==> flow/design.v <==
module fifo_sync #(
    parameter FW = 32,
    parameter DW = 32,
    parameter MD = 0,
    parameter SYNC_RD = 1,
    localparam WT_W = $clog2(FW)-1
) (
    input   wire logic          clk_i,
    input   wire logic          reset_i,
    input   wire logic          wr_en_i,
    input   wire logic [DW-1:0] wr_data_i,
    output  wire logic          full_o,
    input   wire logic          rd_i,
    output  logic      [DW-1:0] rd_data_o,
    output  wire logic          empty_o,
    output  logic               underflow_o,
    output  logic               overflow_o,
    input   wire logic [WT_W:0] threshold_i,
    output  wire logic          threshold_o
);
    reg [DW-1:0] fifo [0:FW-1];
    reg [$clog2(FW):0] read_ptr;
    reg [$clog2(FW):0] write_ptr;
    assign empty_o = (read_ptr == write_ptr);
    assign full_o = (write_ptr[$clog2(FW)] != read_ptr[$clog2(FW)]) & (read_ptr[$clog2(FW)-1:0] == write_ptr[$clog2(FW)-1:0]);
    always_ff @(posedge clk_i) begin
        if (reset_i) begin
            read_ptr <= 0;
            write_ptr <= 0;
        end
        if (~reset_i & wr_en_i & ~full_o) begin
            write_ptr <= write_ptr + 1;
        end
        if (~reset_i & rd_i & ~empty_o) begin
            read_ptr <= read_ptr + 1;
        end
    end
    always_ff @(posedge clk_i) begin
        if (~reset_i & wr_en_i & ~full_o) begin
            fifo[write_ptr[$clog2(FW)-1:0]] <= wr_data_i;
        end
        underflow_o <= empty_o & rd_i;
        overflow_o <= full_o & wr_en_i;
    end
    generate if (SYNC_RD) begin : __sfifo_if_synchronous_reads
        always_ff @(posedge clk_i) begin
            rd_data_o <= fifo[read_ptr[$clog2(FW)-1:0]];
        end
    end else begin : __sfifo_if_synchronous_reads
        assign rd_data_o = fifo[read_ptr[$clog2(FW)-1:0]];
    end endgenerate
    generate if (MD==0) begin : __sfifo_gen_lt
        assign threshold_o = (write_ptr[$clog2(FW)-1:0]-read_ptr[$clog2(FW)-1:0]) < threshold_i;
    end else if (MD==1) begin : __sfifo_gen_mt
        assign threshold_o = (write_ptr[$clog2(FW)-1:0]-read_ptr[$clog2(FW)-1:0]) > threshold_i;
    end else if (MD==3) begin : __sfifo_gen_le
        assign threshold_o = (write_ptr[$clog2(FW)-1:0]-read_ptr[$clog2(FW)-1:0]) <= threshold_i;
    end else if (MD==2) begin : __sfifo_gen_me
        assign threshold_o = (write_ptr[$clog2(FW)-1:0]-read_ptr[$clog2(FW)-1:0]) >= threshold_i;
    end endgenerate
endmodule
module tl_skdbf #(
    parameter DW   = 8,
    parameter SYNC = 0
) (
    input  wire logic          clk_i,
    input  wire logic          rst_i,
    input  wire logic          combinational_ready_i,
    output logic      [DW-1:0] cycle_data_o,
    output logic               cycle_vld_o,
    output logic               registered_ready_o,
    input  wire logic [DW-1:0] registered_data_i,
    input  wire logic          registered_vld_i
);
  reg [DW-1:0] held_data;
  reg held_vld;
  wire hold_data;
  assign hold_data = !combinational_ready_i & registered_ready_o & cycle_vld_o & registered_vld_i;
  assign registered_ready_o = !held_vld;
  always_ff @(posedge clk_i) begin
    if (rst_i) begin
      held_vld  <= '0;
      held_data <= '0;
    end else if (hold_data) begin
      held_data <= registered_data_i;
      held_vld  <= 1'b1;
    end else if (combinational_ready_i) begin
      held_vld <= '0;
    end
  end
  generate
    if (SYNC) begin : __skdbf_if_sync
      always_ff @(posedge clk_i) begin
        cycle_data_o <= held_vld ? held_data : registered_data_i;
        cycle_vld_o  <= rst_i ? 1'b0 : held_vld | registered_vld_i;
      end
    end else begin : __skdbf_if_async
      assign cycle_data_o = held_vld ? held_data : registered_data_i;
      assign cycle_vld_o  = held_vld | registered_vld_i;
    end
  endgenerate
endmodule
module uart_tx (
    input  wire        clock,
    input  wire        resetn,
    input  wire [15:0] bauddiv_i,      
    input  wire        tx_i,
    input  wire [ 7:0] tx_byte_i,
    output wire        tx_dequeue_o,
    output wire        tx_o,
    output wire        tx_busy_o
);
  reg start_q, byte_q, stop_q, cmpl_q, tx_q;
  reg [15:0] counter_q;
  reg [7:0] tx_byte_q;
  reg [2:0] byte_cnt_q;
  wire zero;
  assign zero = counter_q == 16'd0;
  assign tx_o = tx_q;
  assign tx_dequeue_o = cmpl_q;
  assign tx_busy_o = start_q | byte_q | stop_q | cmpl_q;
  always_ff @(posedge clock)
    if (!resetn || !(start_q || byte_q || stop_q) || zero || cmpl_q) counter_q <= bauddiv_i;
    else counter_q <= counter_q - 1'b1;
  always_ff @(posedge clock)
    if (!resetn || !(start_q | stop_q | byte_q | cmpl_q)) tx_q <= 1'b1;
    else if (cmpl_q) tx_q <= 1'b1;
    else if (stop_q) tx_q <= 1'b1;
    else if (byte_q) tx_q <= tx_byte_q[0];
    else if (start_q) tx_q <= 1'b0;
  always_ff @(posedge clock)
    if (!resetn || cmpl_q) start_q <= 1'b0;
    else if (!start_q) start_q <= tx_i;
  always_ff @(posedge clock)
    if (!resetn || cmpl_q) byte_q <= 1'b0;
    else if (!byte_q) byte_q <= start_q && zero;
  always_ff @(posedge clock)
    if (!resetn || cmpl_q) stop_q <= 1'b0;
    else if (!stop_q) stop_q <= byte_q && zero && (byte_cnt_q == 3'd7);
  always_ff @(posedge clock)
    if (!resetn || cmpl_q) byte_cnt_q <= 3'd0;
    else if (byte_q && zero) byte_cnt_q <= byte_cnt_q + 3'd1;
  always_ff @(posedge clock)
    if (!resetn || (tx_i && !start_q)) tx_byte_q <= tx_byte_i;
    else if (byte_q && zero) tx_byte_q <= {1'b0, tx_byte_q[7:1]};
  always_ff @(posedge clock)
    if (!resetn || cmpl_q) cmpl_q <= 1'b0;
    else if (!cmpl_q) cmpl_q <= stop_q && zero;
endmodule
module uart_rx (
    input  wire        clock,
    input  wire        resetn,
    input  wire [15:0] bauddiv_i,   
    input  wire        rx_i,
    output wire [ 7:0] rx_byte_o,
    output wire        rx_o,
    output wire        rx_busy_o
);
  (* ASYNC_REG = "TRUE" *) reg rx_q, rx_qq;
  reg sample_q, start_q, stop_q, hbit_q, cmpl_q;
  reg [15:0] counter_q;
  reg [ 7:0] rx_byte_q;
  reg [ 2:0] byte_cnt_q;
  wire rx, zero, sample_en, shift_en, last_shift;
  assign rx = !rx_qq;
  assign zero = counter_q == '0;
  assign sample_en = counter_q == {1'b0, bauddiv_i[15:1]};
  assign shift_en = zero && sample_q && start_q && !stop_q;
  assign last_shift = byte_cnt_q == 3'd7 && shift_en;
  assign rx_o = cmpl_q;
  assign rx_byte_o = rx_byte_q;
  assign rx_busy_o = sample_q | start_q | stop_q | hbit_q | cmpl_q;
  always_ff @(posedge clock)
    if (!resetn) rx_q <= 1'b1;
    else rx_q <= rx_i;
  always_ff @(posedge clock)
    if (!resetn) rx_qq <= 1'b1;
    else rx_qq <= rx_q;
  always_ff @(posedge clock)
    if ((!rx & !(sample_q | start_q)) || zero || !resetn || (sample_en & sample_q & rx & !start_q) || rx_o)
      counter_q <= bauddiv_i;
    else counter_q <= counter_q - 1'b1;
  always_ff @(posedge clock)
    if (rx_o || !resetn) sample_q <= 1'b0;
    else if (!sample_q) sample_q <= rx;
  always_ff @(posedge clock)
    if (rx_o || !resetn) start_q <= 1'b0;
    else if (!start_q) start_q <= sample_en & sample_q & rx;
  always_ff @(posedge clock)
    if (rx_o || !resetn) rx_byte_q <= 8'd0;
    else if (shift_en) rx_byte_q <= {rx_qq, rx_byte_q[7:1]};
  always_ff @(posedge clock)
    if (rx_o || !resetn) byte_cnt_q <= 3'd0;
    else if (shift_en) byte_cnt_q <= byte_cnt_q + 1'b1;
  always_ff @(posedge clock)
    if (rx_o || !resetn) stop_q <= 1'b0;
    else if (!stop_q) stop_q <= last_shift;
  always_ff @(posedge clock)
    if (rx_o || !resetn) hbit_q <= 1'b0;
    else if (stop_q && (counter_q == '0)) hbit_q <= 1'b1;
  always_ff @(posedge clock)
    if (rx_o || !resetn) cmpl_q <= 1'b0;
    else if (hbit_q && (counter_q == {1'b0, bauddiv_i[15:1]})) cmpl_q <= 1'b1;
endmodule
`default_nettype none
module TL_UART #(
    parameter [15:0] C_DEFAULT_BAUD_RATE = 16'd868,
    parameter C_DEFAULT_TX_ON = 1,
    parameter C_DEFAULT_RX_ON = 1,
    parameter C_TILELINK_ID_WIDTH = 1
) (
    input  wire                           uart_clock_i,
    input  wire                           uart_reset_i,
    input  wire [                    2:0] uart_a_opcode,
    input  wire [                    2:0] uart_a_param,
    input  wire [                    2:0] uart_a_size,
    input  wire [C_TILELINK_ID_WIDTH-1:0] uart_a_source,
    input  wire [                   11:0] uart_a_address,
    input  wire [                    3:0] uart_a_mask,
    input  wire [                   31:0] uart_a_data,
    input  wire                           uart_a_corrupt,
    input  wire                           uart_a_valid,
    output wire                           uart_a_ready,
    output wire [                    2:0] uart_d_opcode,
    output wire [                    1:0] uart_d_param,
    output wire [                    2:0] uart_d_size,
    output wire [C_TILELINK_ID_WIDTH-1:0] uart_d_source,
    output wire                           uart_d_denied,
    output wire [                   31:0] uart_d_data,
    output wire                           uart_d_corrupt,
    output wire                           uart_d_valid,
    input  wire                           uart_d_ready,
    input  wire                           UART_RX,
    output wire                           UART_TX,
    output wire                           UART_RX_IRQ,
    output wire                           UART_TX_IRQ
);
  localparam AW = 12;
  localparam IW = C_TILELINK_ID_WIDTH;
  wire          a_ready;
  wire          a_valid;
  wire [   2:0] a_opcode;
  /*verilator lint_off UNUSED*/
  wire [   2:0] a_param;
  /*verilator lint_on UNUSED*/
  wire [   2:0] a_size;
  wire [IW-1:0] a_source;
  wire [  11:0] a_address;
  wire [   3:0] a_mask;
  wire [  31:0] a_data;
  wire          a_corrupt;
  wire          d_ready;
  reg  [   2:0] d_opcode_q;
  reg  [   1:0] d_param_q;
  reg  [   2:0] d_size_q;
  reg  [IW-1:0] d_source_q;
  reg           d_denied_q;
  reg  [  15:0] d_data_q;
  reg           d_corrupt_q;
  reg           d_valid_q;
localparam [2:0] Get = 3'd4;
localparam [2:0] PutFullData = 3'd0;
localparam [2:0] PutPartialData = 3'd1;
localparam [2:0] ArithmeticData = 3'd2;
localparam [2:0] LogicalData = 3'd3;
localparam [2:0] AMOXOR = 3'd0;
localparam [2:0] AMOOR = 3'd1;
localparam [2:0] AMOAND = 3'd2;
localparam [2:0] AMOSWAP = 3'd3;
localparam [2:0] AMOMIN = 3'd0;
localparam [2:0] AMOMAX = 3'd1;
localparam [2:0] AMOMINU = 3'd2;
localparam [2:0] AMOMAXU = 3'd3;
localparam [2:0] AMOADD = 3'd4;
function automatic TL_isWriteTo(input [AW-1:0] address, input [AW-1:0] address_t);
  TL_isWriteTo = (address == address_t) && a_valid && (d_ready || !d_valid_q) && (a_opcode==PutFullData || a_opcode==PutPartialData || a_opcode==ArithmeticData || a_opcode==LogicalData);
endfunction
function automatic TL_isReadTo(input [AW-1:0] address, input [AW-1:0] address_t);
  TL_isReadTo = (address == address_t) && a_valid && (d_ready || !d_valid_q) && (a_opcode == Get || a_opcode==ArithmeticData || a_opcode==LogicalData);
endfunction
function automatic [2:0] TL_RetCode();
  TL_RetCode = (a_opcode == PutFullData || a_opcode == PutPartialData) ? 3'd0 : 3'd1;
endfunction
  assign d_ready = uart_d_ready;
  assign a_ready = d_ready || !d_valid_q;
  assign uart_d_opcode = d_opcode_q;
  assign uart_d_param = d_param_q;
  assign uart_d_size = d_size_q;
  assign uart_d_source = d_source_q;
  assign uart_d_denied = d_denied_q;
  assign uart_d_data = {16'd0, d_data_q};
  assign uart_d_corrupt = d_corrupt_q;
  assign uart_d_valid = d_valid_q;
  tl_skdbf #(
      .DW  (58 + IW),
      .SYNC(0)
  ) skdbf_inst (
      .clk_i(uart_clock_i),
      .rst_i(uart_reset_i),
      .combinational_ready_i(a_ready),
      .cycle_data_o({a_opcode, a_param, a_size, a_source, a_address, a_mask, a_data, a_corrupt}),
      .cycle_vld_o(a_valid),
      .registered_ready_o(uart_a_ready),
      .registered_data_i({
        uart_a_opcode,
        uart_a_param,
        uart_a_size,
        uart_a_source,
        uart_a_address,
        uart_a_mask,
        uart_a_data,
        uart_a_corrupt
      }),
      .registered_vld_i(uart_a_valid)
  );
  localparam [11:0] REG_UART_CTRL = 12'h000;  
  localparam [11:0] REG_UART_STATUS = 12'h004;   
  localparam [11:0] REG_UART_FIFOAX = 12'h008;   
  localparam [11:0] REG_UART_BAUDDIV = 12'h00C;   
  logic [15:0] UARTCTRL_q, UARTSTATS_q, FIFOAX_q, BAUDDIV_q, DATA_r;
  wire tx_dequeue, rx_enqueue, tx_full, tx_empty, rx_full, rx_empty, tx_underflow, tx_overflow, rx_underflow, rx_overflow, rx_threshold, tx_threshold, rx_busy, tx_busy;
  wire [7:0] rx_char, tx_char, rx_head;
  assign FIFOAX_q[7:0] = rx_empty ? 8'd0 : rx_head;
  reg
      RX_q,
      TX_q,
      RX_WATERMARK_IRQ_q,
      TX_WATERMARK_IRQ_q,
      RX_WATERMARK_IRQEN_q,
      TX_WATERMARK_IRQEN_q;
  reg [4:0] RX_WATERMARK_q, TX_WATERMARK_q;
  assign UARTCTRL_q = {
    2'd0, TX_WATERMARK_IRQEN_q, RX_WATERMARK_IRQEN_q, TX_WATERMARK_q, RX_WATERMARK_q, TX_q, RX_q
  };
  assign FIFOAX_q[15:8] = 8'd0;
  assign UARTSTATS_q = {
    8'd0,
    tx_busy,
    TX_WATERMARK_IRQ_q,
    tx_empty,
    tx_full,
    rx_busy,
    RX_WATERMARK_IRQ_q,
    rx_empty,
    rx_full
  };
  assign UART_RX_IRQ = RX_WATERMARK_IRQ_q;
  assign UART_TX_IRQ = TX_WATERMARK_IRQ_q;
  logic [15:0] w_val;
  assign w_val = a_data[15:0];
  always_ff @(posedge uart_clock_i)
    if (uart_reset_i) TX_q <= C_DEFAULT_TX_ON == 1 ? 1'b1 : 1'b0;
    else if (TL_isWriteTo(a_address, REG_UART_CTRL)) TX_q <= w_val[1];
  always_ff @(posedge uart_clock_i)
    if (uart_reset_i) RX_q <= C_DEFAULT_RX_ON == 1 ? 1'b1 : 1'b0;
    else if (TL_isWriteTo(a_address, REG_UART_CTRL)) RX_q <= w_val[0];
  always_ff @(posedge uart_clock_i)
    if (uart_reset_i) RX_WATERMARK_q <= 5'd0;
    else if (TL_isWriteTo(a_address, REG_UART_CTRL)) RX_WATERMARK_q <= w_val[6:2];
  always_ff @(posedge uart_clock_i)
    if (uart_reset_i) TX_WATERMARK_q <= 5'd0;
    else if (TL_isWriteTo(a_address, REG_UART_CTRL)) TX_WATERMARK_q <= w_val[11:7];
  always_ff @(posedge uart_clock_i)
    if (uart_reset_i) RX_WATERMARK_IRQEN_q <= 1'b0;
    else if (TL_isWriteTo(a_address, REG_UART_CTRL)) RX_WATERMARK_IRQEN_q <= w_val[12];
  always_ff @(posedge uart_clock_i)
    if (uart_reset_i) TX_WATERMARK_IRQEN_q <= 1'b0;
    else if (TL_isWriteTo(a_address, REG_UART_CTRL)) TX_WATERMARK_IRQEN_q <= w_val[13];
  always_ff @(posedge uart_clock_i)
    if (uart_reset_i) RX_WATERMARK_IRQ_q <= 1'b0;
    else if (TL_isWriteTo(a_address, REG_UART_STATUS)) RX_WATERMARK_IRQ_q <= w_val[2];
    else if (RX_WATERMARK_IRQEN_q & rx_threshold & !RX_WATERMARK_IRQ_q) RX_WATERMARK_IRQ_q <= 1'b1;
    else if (!RX_WATERMARK_IRQEN_q) RX_WATERMARK_IRQ_q <= 1'b0;
  always_ff @(posedge uart_clock_i)
    if (uart_reset_i) TX_WATERMARK_IRQ_q <= 1'b0;
    else if (TL_isWriteTo(a_address, REG_UART_STATUS)) TX_WATERMARK_IRQ_q <= w_val[6];
    else if (TX_WATERMARK_IRQEN_q & tx_threshold) TX_WATERMARK_IRQ_q <= 1'b1;
    else if (!TX_WATERMARK_IRQEN_q) TX_WATERMARK_IRQ_q <= 1'b0;
  always_ff @(posedge uart_clock_i)
    if (uart_reset_i) BAUDDIV_q <= C_DEFAULT_BAUD_RATE;
    else if (TL_isWriteTo(a_address, REG_UART_BAUDDIV)) BAUDDIV_q <= w_val[15:0];
  always_comb
    if (TL_isReadTo(a_address, REG_UART_CTRL)) DATA_r = UARTCTRL_q;
    else if (TL_isReadTo(a_address, REG_UART_STATUS)) DATA_r = UARTSTATS_q;
    else if (TL_isReadTo(a_address, REG_UART_FIFOAX)) DATA_r = FIFOAX_q;
    else if (TL_isReadTo(a_address, REG_UART_BAUDDIV)) DATA_r = BAUDDIV_q;
    else DATA_r = 16'd0;
  always_ff @(posedge uart_clock_i)
    if (uart_reset_i) begin
      d_valid_q <= 1'b0;
    end else if (a_valid && (d_ready || !d_valid_q)) begin
      d_valid_q <= 1'b1;
      d_opcode_q <= TL_RetCode();
      d_param_q <= '0;
      d_size_q <= a_size;
      d_source_q <= a_source;
      d_denied_q <= 1'b0;
      d_data_q <= DATA_r;
      d_corrupt_q <= 1'b0;
    end else if (d_ready) begin
      d_valid_q <= 1'b0;
    end
  fifo_sync #(
      .FW(32),
      .DW(8),
      .MD(1),
      .SYNC_RD(0)
  ) rx_fifo_inst (
      .clk_i(uart_clock_i),
      .reset_i(uart_reset_i),
      .wr_en_i(UARTCTRL_q[0] & rx_enqueue),
      .wr_data_i(rx_char),
      .full_o(rx_full),
      .rd_i(TL_isReadTo(a_address, REG_UART_FIFOAX)),
      .rd_data_o(rx_head),
      .empty_o(rx_empty),
      .underflow_o(rx_underflow),
      .overflow_o(rx_overflow),
      .threshold_i(UARTCTRL_q[6:2]),
      .threshold_o(rx_threshold)
  );
  fifo_sync #(
      .FW(32),
      .DW(8),
      .MD(1),
      .SYNC_RD(0)
  ) tx_fifo_inst (
      .clk_i(uart_clock_i),
      .reset_i(uart_reset_i),
      .wr_en_i(TL_isWriteTo(a_address, REG_UART_FIFOAX)),
      .wr_data_i(a_data[7:0]),
      .full_o(tx_full),
      .rd_i(tx_dequeue),
      .rd_data_o(tx_char),
      .empty_o(tx_empty),
      .underflow_o(tx_underflow),
      .overflow_o(tx_overflow),
      .threshold_i(UARTCTRL_q[11:7]),
      .threshold_o(tx_threshold)
  );
  uart_rx uart_reciever (
      .clock(uart_clock_i),
      .resetn(!uart_reset_i),
      .bauddiv_i(BAUDDIV_q),
      .rx_i(UART_RX),
      .rx_byte_o(rx_char),
      .rx_o(rx_enqueue),
      .rx_busy_o(rx_busy)
  );
  uart_tx uart_trasmitter (
      .clock(uart_clock_i),
      .resetn(!uart_reset_i),
      .bauddiv_i(BAUDDIV_q),
      .tx_i(UARTCTRL_q[1] & !tx_empty),
      .tx_byte_i(tx_char),
      .tx_dequeue_o(tx_dequeue),
      .tx_o(UART_TX),
      .tx_busy_o(tx_busy)
  );
  /*verilator lint_off UNUSED*/
  wire unused;
  assign unused = (|a_data[31:16]) | tx_underflow | rx_underflow | tx_overflow | rx_overflow | (|a_mask) | a_corrupt;
  /*verilator lint_on UNUSED*/
endmodule
# [Step by step through the tools: TL_UART]
# Tool output for the design above before and after an edit, in the order of the flow.
# Lines under "before" count in the file above, lines under "after" in the edited file.
# "change": "after" minus "before" as printed here. "change_rel_pct": 100 x difference / "before".
# Cell names lack the library's common part.
# The mark n/a stands for no value.
[setup] top="TL_UART" clock_port="uart_clock_i" library="sky130hd" pvt_corner="tt_025C_1v80"

# [The edit]
# The edit as a unified diff against the file above.
# This change comes from a script, not from a designer. The edited design behaves differently; no optimisation was intended.
# begin of diff
@@ -448,4 +448,7 @@
       .rx_busy_o(rx_busy)
   );
+  wire UART_TX_a, UART_TX_b;
+  wire tx_dequeue_a, tx_dequeue_b;
+  wire tx_busy_a, tx_busy_b;
   uart_tx uart_trasmitter (
       .clock(uart_clock_i),
@@ -454,8 +457,14 @@
       .tx_i(UARTCTRL_q[1] & !tx_empty),
       .tx_byte_i(tx_char),
-      .tx_dequeue_o(tx_dequeue),
-      .tx_o(UART_TX),
-      .tx_busy_o(tx_busy)
+      .tx_dequeue_o(tx_dequeue_a),
+      .tx_o(UART_TX_a),
+      .tx_busy_o(tx_busy_a)
   );
+  uart_tx uart_trasmitter_b (.clock(uart_clock_i), .resetn(!uart_reset_i), .bauddiv_i(BAUDDIV_q),
+      .tx_i(~(UARTCTRL_q[1] & !tx_empty)), .tx_byte_i(tx_char), .tx_dequeue_o(tx_dequeue_b),
+      .tx_o(UART_TX_b), .tx_busy_o(tx_busy_b));
+  assign UART_TX = UART_TX_a ^ UART_TX_b;
+  assign tx_dequeue = tx_dequeue_a ^ tx_dequeue_b;
+  assign tx_busy = tx_busy_a ^ tx_busy_b;
   /*verilator lint_off UNUSED*/
   wire unused;
# end of diff

# [Word level]
# Yosys after proc, flatten, opt, wreduce and memory -nomap, before mapping. Print and check cells are not counted. Equal cells are merged and count once.
# Yosys's memory passes give these memory sizes; they may raise the number of words (mostly to a power of two), join words into wider ones and drop unused or constant bits.
[word_totals] item="regBits" before=206 after=238 change=32 change_rel_pct=15.53
[word_totals] item="clocked_rd_ports_x_width" before=16 after=16 change=0 change_rel_pct=0.00
[word_totals] item="mem_count" before=2 after=2 change=0 change_rel_pct=0.00
[word_totals] item="out_inout_bits" before=48 after=48 change=0 change_rel_pct=0.00
[word_totals] item="ramBits" before=512 after=512 change=0 change_rel_pct=0.00
[word_totals] item="in_bits" before=64 after=64 change=0 change_rel_pct=0.00
[word_totals] item="word_cells" before=227 after=277 change=50 change_rel_pct=22.03
[memory_table] item="memory_list" before="rx_fifo_inst.fifo 32 x 8 bit 1R1W; tx_fifo_inst.fifo 32 x 8 bit 1R1W" after="rx_fifo_inst.fifo 32 x 8 bit 1R1W; tx_fifo_inst.fifo 32 x 8 bit 1R1W"
[op_classes] item="n_eq" before=18 after=19 change=1 change_rel_pct=5.56
[op_classes] item="muxes" before=43 after=52 change=9 change_rel_pct=20.93
[op_classes] item="logic" before=39 after=49 change=10 change_rel_pct=25.64
[op_classes] item="n_cmp" before=2 after=2 change=0 change_rel_pct=0.00
[op_classes] item="n_addsub" before=10 after=12 change=2 change_rel_pct=20.00
[op_classes] item="reduce_logical" before=74 after=94 change=20 change_rel_pct=27.03
[ops] cell="1-bit logical OR" before=19 after=27 change=8 change_rel_pct=42.11
[ops] cell="1-bit 2-to-1 mux" before=22 after=28 change=6 change_rel_pct=27.27
[ops] cell="1-bit OR" before=11 after=17 change=6 change_rel_pct=54.55
[ops] cell="1-bit logical AND" before=28 after=33 change=5 change_rel_pct=17.86
[ops] cell="1-bit zero test" before=12 after=15 change=3 change_rel_pct=25.00
[ops] cell="1-bit bitwise XOR" before=0 after=3 change=3
[ops] cell="2-bit nonzero test" before=8 after=10 change=2 change_rel_pct=25.00
[ops] cell="8-bit 2-to-1 mux" before=5 after=7 change=2 change_rel_pct=40.00
[ops] cell="1-bit inverter" before=6 after=7 change=1 change_rel_pct=16.67
[ops] cell="3-bit equality test (second input constant)" before=3 after=4 change=1 change_rel_pct=33.33
[ops] cell="3-bit by 1-bit adder with 3-bit output (second input constant)" before=2 after=3 change=1 change_rel_pct=50.00
[ops] cell="16-bit zero test" before=2 after=3 change=1 change_rel_pct=50.00
[ops] cell="16-bit 2-to-1 mux" before=2 after=3 change=1 change_rel_pct=50.00
[ops] cell="16-bit by 1-bit subtractor with 16-bit output (second input constant)" before=2 after=3 change=1 change_rel_pct=50.00
[ops] cell="3-bit OR reduction" before=1 after=2 change=1 change_rel_pct=100.00
# Unchanged operator kinds not shown: 21.

# [Logic depth]
# Yosys ltp: most cells in a row. Word level: on the elaborated netlist, between registers, memories and ports. Mapped: between sequential cells and ports; inverters and the memories' decode and read muxes count.
[depth] item="word_depth" before=9 after=9 change=0 change_rel_pct=0.00
[depth] item="abc_area" before="0" after="0"
[depth] item="ltp_mapped" before=13 after=12 change=-1 change_rel_pct=-7.69

# [Netlist]
# Source: synth_stat.txt of the flow (Yosys; design flattened, memories mapped). It holds for the ABC_AREA given above (unset counts as 0); a run with the other value may have another netlist.
[mapped] item="seqArea_um2" before=19708.9 after=20429.6 change=720.7 change_rel_pct=3.66
[mapped] item="mapped_cells" before=1828 after=2083 change=255 change_rel_pct=13.95
[mapped] item="mapped_area_um2" before=29090.4 after=30478.0 change=1387.6 change_rel_pct=4.77
[mapped] item="ffs" before=702 after=734 change=32 change_rel_pct=4.56
[by_type] cell="nor2_1" before=171 after=236 change=65 change_rel_pct=38.01
[by_type] cell="a211oi_1" before=11 after=54 change=43 change_rel_pct=390.91
[by_type] cell="a21oi_1" before=80 after=110 change=30 change_rel_pct=37.50
[by_type] cell="mux4_2" before=147 after=119 change=-28 change_rel_pct=-19.05
[by_type] cell="clkbuf_1" before=43 after=68 change=25 change_rel_pct=58.14
[by_type] cell="nor2b_1" before=19 after=44 change=25 change_rel_pct=131.58
[by_type] cell="dfxtp_1" before=137 after=161 change=24 change_rel_pct=17.52
[by_type] cell="xor2_1" before=31 after=53 change=22 change_rel_pct=70.97
[by_type] cell="nor4_1" before=5 after=24 change=19 change_rel_pct=380.00
[by_type] cell="nand2_1" before=148 after=134 change=-14 change_rel_pct=-9.46
[by_type] cell="xnor2_1" before=43 after=32 change=-11 change_rel_pct=-25.58
[by_type] cell="inv_1" before=36 after=47 change=11 change_rel_pct=30.56
[by_type] cell="buf_1" before=7 after=17 change=10 change_rel_pct=142.86
[by_type] cell="a2111oi_0" before=5 after=15 change=10 change_rel_pct=200.00
[by_type] cell="mux2i_1" before=51 after=60 change=9 change_rel_pct=17.65
[by_type] cell="nand3_1" before=19 after=28 change=9 change_rel_pct=47.37
[by_type] cell="edfxtp_1" before=565 after=573 change=8 change_rel_pct=1.42
[by_type] cell="buf_4" before=31 after=23 change=-8 change_rel_pct=-25.81
# Unchanged cell types not shown: 11.
# Not every row of either side is listed.
# By module: a second synthesis without flattening, with its own total; a netlist apart from the flattened one above.
[hier_totals] item="cells_unflattened" before=1966 after=2119 change=153 change_rel_pct=7.78
[hier_totals] item="area_unflattened_um2" before=31296.3 after=33037.9 change=1741.6 change_rel_pct=5.56
# Rows give one instance, submodules left out.
[by_module_before] module="fifo_sync" n_inst=2 cells=528 seq_area_um2=8187.9 mod_area_um2=11053.1
[by_module_before] module="tl_skdbf" n_inst=1 cells=327 seq_area_um2=1201.2 mod_area_um2=3380.7
[by_module_before] module="TL_UART" n_inst=1 cells=275 seq_area_um2=1291.2 mod_area_um2=2663.8
[by_module_before] module="uart_rx" n_inst=1 cells=170 seq_area_um2=680.7 mod_area_um2=1747.9
[by_module_before] module="uart_tx" n_inst=1 cells=138 seq_area_um2=720.7 mod_area_um2=1397.6
[by_module_after] module="fifo_sync" n_inst=2 cells=528 seq_area_um2=8187.9 mod_area_um2=11053.1
[by_module_after] module="tl_skdbf" n_inst=1 cells=327 seq_area_um2=1201.2 mod_area_um2=3380.7
[by_module_after] module="uart_tx" n_inst=2 cells=144 seq_area_um2=720.7 mod_area_um2=1557.7
[by_module_after] module="TL_UART" n_inst=1 cells=278 seq_area_um2=1291.2 mod_area_um2=2687.6
[by_module_after] module="uart_rx" n_inst=1 cells=170 seq_area_um2=680.7 mod_area_um2=1747.9

# [Worst setup path after synthesis]
# Source: OpenSTA report_checks on the synthesized netlist (no wires, ideal clock, input and output delay 20% of the period each), path of least setup slack; recovery checks are left aside. Register names are those of the netlist, which keeps one name where synthesis merged equal registers.
[synth_path] item="kind" before="input port to flip-flop" after="input port to flip-flop"
[synth_path] item="from" before="input port uart_reset_i" after="input port uart_reset_i"
[synth_path] item="to" before="register d_data_q[0]" after="register d_data_q[0]"
[synth_path] item="n_path_buf" before=2 after=2 change=0 change_rel_pct=0.00
[synth_path] item="arrival_ps" before=3511 after=3517 change=6 change_rel_pct=0.17
[synth_path] item="slack_ps" before=4063 after=4057 change=-6
[synth_path] item="stages" before=3 after=3 change=0 change_rel_pct=0.00
[synth_path] item="period_ps" before=8000 after=8000 change=0 change_rel_pct=0.00
[synth_path] item="path_delay_ps" before=2337 after=2342 change=5 change_rel_pct=0.21
[synth_path] item="launch_ps" before=1600 after=1600 change=0 change_rel_pct=0.00
[synth_path] item="input_delay_ps" before=1600 after=1600 change=0 change_rel_pct=0.00
[synth_path] item="t_required_ps" before=7574 after=7575 change=1 change_rel_pct=0.01
[synth_path] item="synth_period_reached_ps" before=3937 after=3943 change=6 change_rel_pct=0.15
# "path_delay_ps" is the arrival time less input delay plus setup time.
# "stages" counts driving pins, that of a launching flip-flop among them; a cell with two outputs on the path counts twice.
# "synth_period_reached_ps" is the clock period less the worst setup slack; recovery checks do not enter. This is arithmetic on one report: input and output delays are still those of the set period (20% each).
# The rows between start and end are the longest chain of elaborated cells between them; the timing report does not say that the signal goes this way. Where chains are equally long, one stands for them.
# Each line given opens the expression or statement behind the cell; cells for indexed reads and writes are added by Yosys, which also makes memories of some case tables.
[synth_via_before] cell_sequence="clkbuf_1 -> clkbuf_1 -> nor3_1" elab_chain_cells=2 cone_cells=2
[synth_rtl_before] item="from (decl)" line=213 source="input  wire                           uart_reset_i,"
[synth_rtl_before] item="1-bit inverter"
[synth_rtl_before] item="2-bit AND reduction"
[synth_rtl_before] item="to (assign)" line=398 source="d_data_q <= DATA_r;"
[synth_rtl_before] item="to (decl)" line=258 source="reg  [  15:0] d_data_q;"
[synth_via_after] cell_sequence="clkbuf_1 -> clkbuf_1 -> nor3_1" elab_chain_cells=2 cone_cells=2
[synth_rtl_after] item="from (decl)" line=213 source="input  wire                           uart_reset_i,"
[synth_rtl_after] item="1-bit inverter"
[synth_rtl_after] item="2-bit AND reduction"
[synth_rtl_after] item="to (assign)" line=398 source="d_data_q <= DATA_r;"
[synth_rtl_after] item="to (decl)" line=258 source="reg  [  15:0] d_data_q;"

# [Timing after layout]
# Path of least setup slack in the final report of the runs of pair A (OpenROAD, finished layout, wires in). Where an end is a register, its clock arrival counts in the times.
# The report prints the path's times to 10 ps; the period is as set.
[layout_path] item="kind" before="flip-flop to flip-flop" after="input port to flip-flop"
[layout_path] item="from" before="register rx_fifo_inst.write_ptr[2]" after="input port uart_a_address[7]"
[layout_path] item="to" before="memory rx_fifo_inst.fifo[25][3]" after="memory tx_fifo_inst.fifo[7][4]"
[layout_path] item="t_required_ps" before=4950 after=5070 change=120 change_rel_pct=2.42
[layout_path] item="arrival_ps" before=3820 after=4530 change=710 change_rel_pct=18.59
[layout_path] item="input_delay_ps" after=950
[layout_path] item="slack_ps" before=1130 after=540 change=-590
[layout_path] item="period_ps" before=4730 after=4730 change=0 change_rel_pct=0.00
[layout_path] item="n_path_buf" before=0 after=3 change=3
[layout_path] item="launch_ps" before=610 after=950 change=340 change_rel_pct=55.74
[layout_path] item="stages" before=7 after=9 change=2 change_rel_pct=28.57
# The rows between start and end are the longest chain of elaborated cells between them; the timing report does not say that the signal goes this way. Where chains are equally long, one stands for them.
# before: The path ends at the enable pin of a flip-flop; only ways to that pin are counted.
[layout_via_before] cell_sequence="edfxtp_1 -> ha_1 -> nand4_1 -> nor2_1 -> a211oi_1 -> nand2_1 -> nor2_1" elab_chain_cells=5 cone_cells=6
[layout_rtl_before] item="from (decl)" line=23 source="reg [$clog2(FW):0] write_ptr;"
[layout_rtl_before] item="from (assign)" line=29 source="write_ptr <= 0;"
[layout_rtl_before] item="from (assign)" line=32 source="write_ptr <= write_ptr + 1;"
[layout_rtl_before] item="5-bit equality test" line=25 source="assign full_o = (write_ptr[$clog2(FW)] != read_ptr[$clog2(FW)]) & (read_ptr[$clog2(FW)-1:0] == write_ptr[$clog ..."
[layout_rtl_before] item="1-bit bitwise AND" line=25
[layout_rtl_before] item="1-bit inverter" line=39 source="if (~reset_i & wr_en_i & ~full_o) begin"
[layout_rtl_before] item="1-bit bitwise AND" line=39
[layout_rtl_before] item="5-bit 2-to-1 mux" line=39
[layout_rtl_before] item="to (decl)" line=21 source="reg [DW-1:0] fifo [0:FW-1];"
# after: The path ends at the enable pin of a flip-flop; only ways to that pin are counted.
[layout_via_after] cell_sequence="clkdlybuf4s50_1 -> nor4_1 -> nand4_1 -> a221oi_2 -> nor4b_2 -> buf_4 -> nand2_1 -> nor2_1 -> buf_4" elab_chain_cells=8 cone_cells=9
[layout_rtl_after] item="from (decl)" line=218 source="input  wire [                   11:0] uart_a_address,"
[layout_rtl_after] item="59-bit 2-to-1 mux" line=98 source="assign cycle_data_o = held_vld ? held_data : registered_data_i;"
[layout_rtl_after] item="12-bit by 4-bit equality test with 1-bit output" line=276 source="TL_isWriteTo = (address == address_t) && a_valid && (d_ready || !d_valid_q) && (a_opcode==PutFullData || a_opc ..."
[layout_rtl_after] item="1-bit logical AND (3 in a row)" line=276
[layout_rtl_after] item="1-bit bitwise AND (2 in a row)" line=39 source="if (~reset_i & wr_en_i & ~full_o) begin"
[layout_rtl_after] item="5-bit 2-to-1 mux" line=39
[layout_rtl_after] item="to (decl)" line=21 source="reg [DW-1:0] fifo [0:FW-1];"

# [Layout results]
# Runs of the flow (Yosys, OpenROAD) on both versions; the two runs of a pair have the same settings. The constraints put input and output delay at 20% of the set period each and load the outputs with 0.01 pF.
[flow_settings_pair_A] CORE_UTILIZATION=40 PLACE_DENSITY=0.6 period_ns=4.73 CAP_MARGIN=20 CORE_MARGIN=2 SLEW_MARGIN=20
[measured_pair_A] item="synth_area_um2" before=29090.4 after=30478.0 change=1387.6 change_rel_pct=4.77
[measured_pair_A] item="clock_period_reached_ps" before=3599 after=4195 change=596 change_rel_pct=16.56
[measured_pair_A] item="dieArea_um2" before=74898.0 after=78419.6 change=3521.6 change_rel_pct=4.70
[measured_pair_A] item="timing.setup.ws_ps" before=1131 after=535 change=-596
[measured_pair_A] item="totalPower_mw" before=13.003 after=13.472 change=0.469 change_rel_pct=3.61
[measured_pair_A] item="final_stdcell_area_um2" before=33333.2 after=34855.9 change=1522.7 change_rel_pct=4.57
[flow_settings_pair_B] CAP_MARGIN=20 CORE_UTILIZATION=45 HOLD_SLACK_MARGIN=-0.06 MAX_ROUTING_LAYER="met5" MIN_ROUTING_LAYER="met2" PLACE_DENSITY_LB_ADDON=0.11 SETUP_SLACK_MARGIN=-0.56 SLEW_MARGIN=5 TNS_END_PERCENT=80 period_ns=7.15 CORE_MARGIN=2
[measured_pair_B] item="synth_area_um2" before=29090.4 after=30478.0 change=1387.6 change_rel_pct=4.77
[measured_pair_B] item="clock_period_reached_ps" before=4522 after=5147 change=625 change_rel_pct=13.82
[measured_pair_B] item="dieArea_um2" before=66695.6 after=69825.4 change=3129.8 change_rel_pct=4.69
[measured_pair_B] item="timing.setup.ws_ps" before=2628 after=2003 change=-625
[measured_pair_B] item="totalPower_mw" before=8.660 after=8.909 change=0.249 change_rel_pct=2.88
[measured_pair_B] item="final_stdcell_area_um2" before=33017.9 after=34509.3 change=1491.4 change_rel_pct=4.52
# "clock_period_reached_ps": clock period set for the run, less the worst setup slack. It is reckoned from that one timing run; input and output delays stay at 20% of the period that was set.
# "totalPower_mw": no workload was simulated; the value follows from the tool's default switching activity.
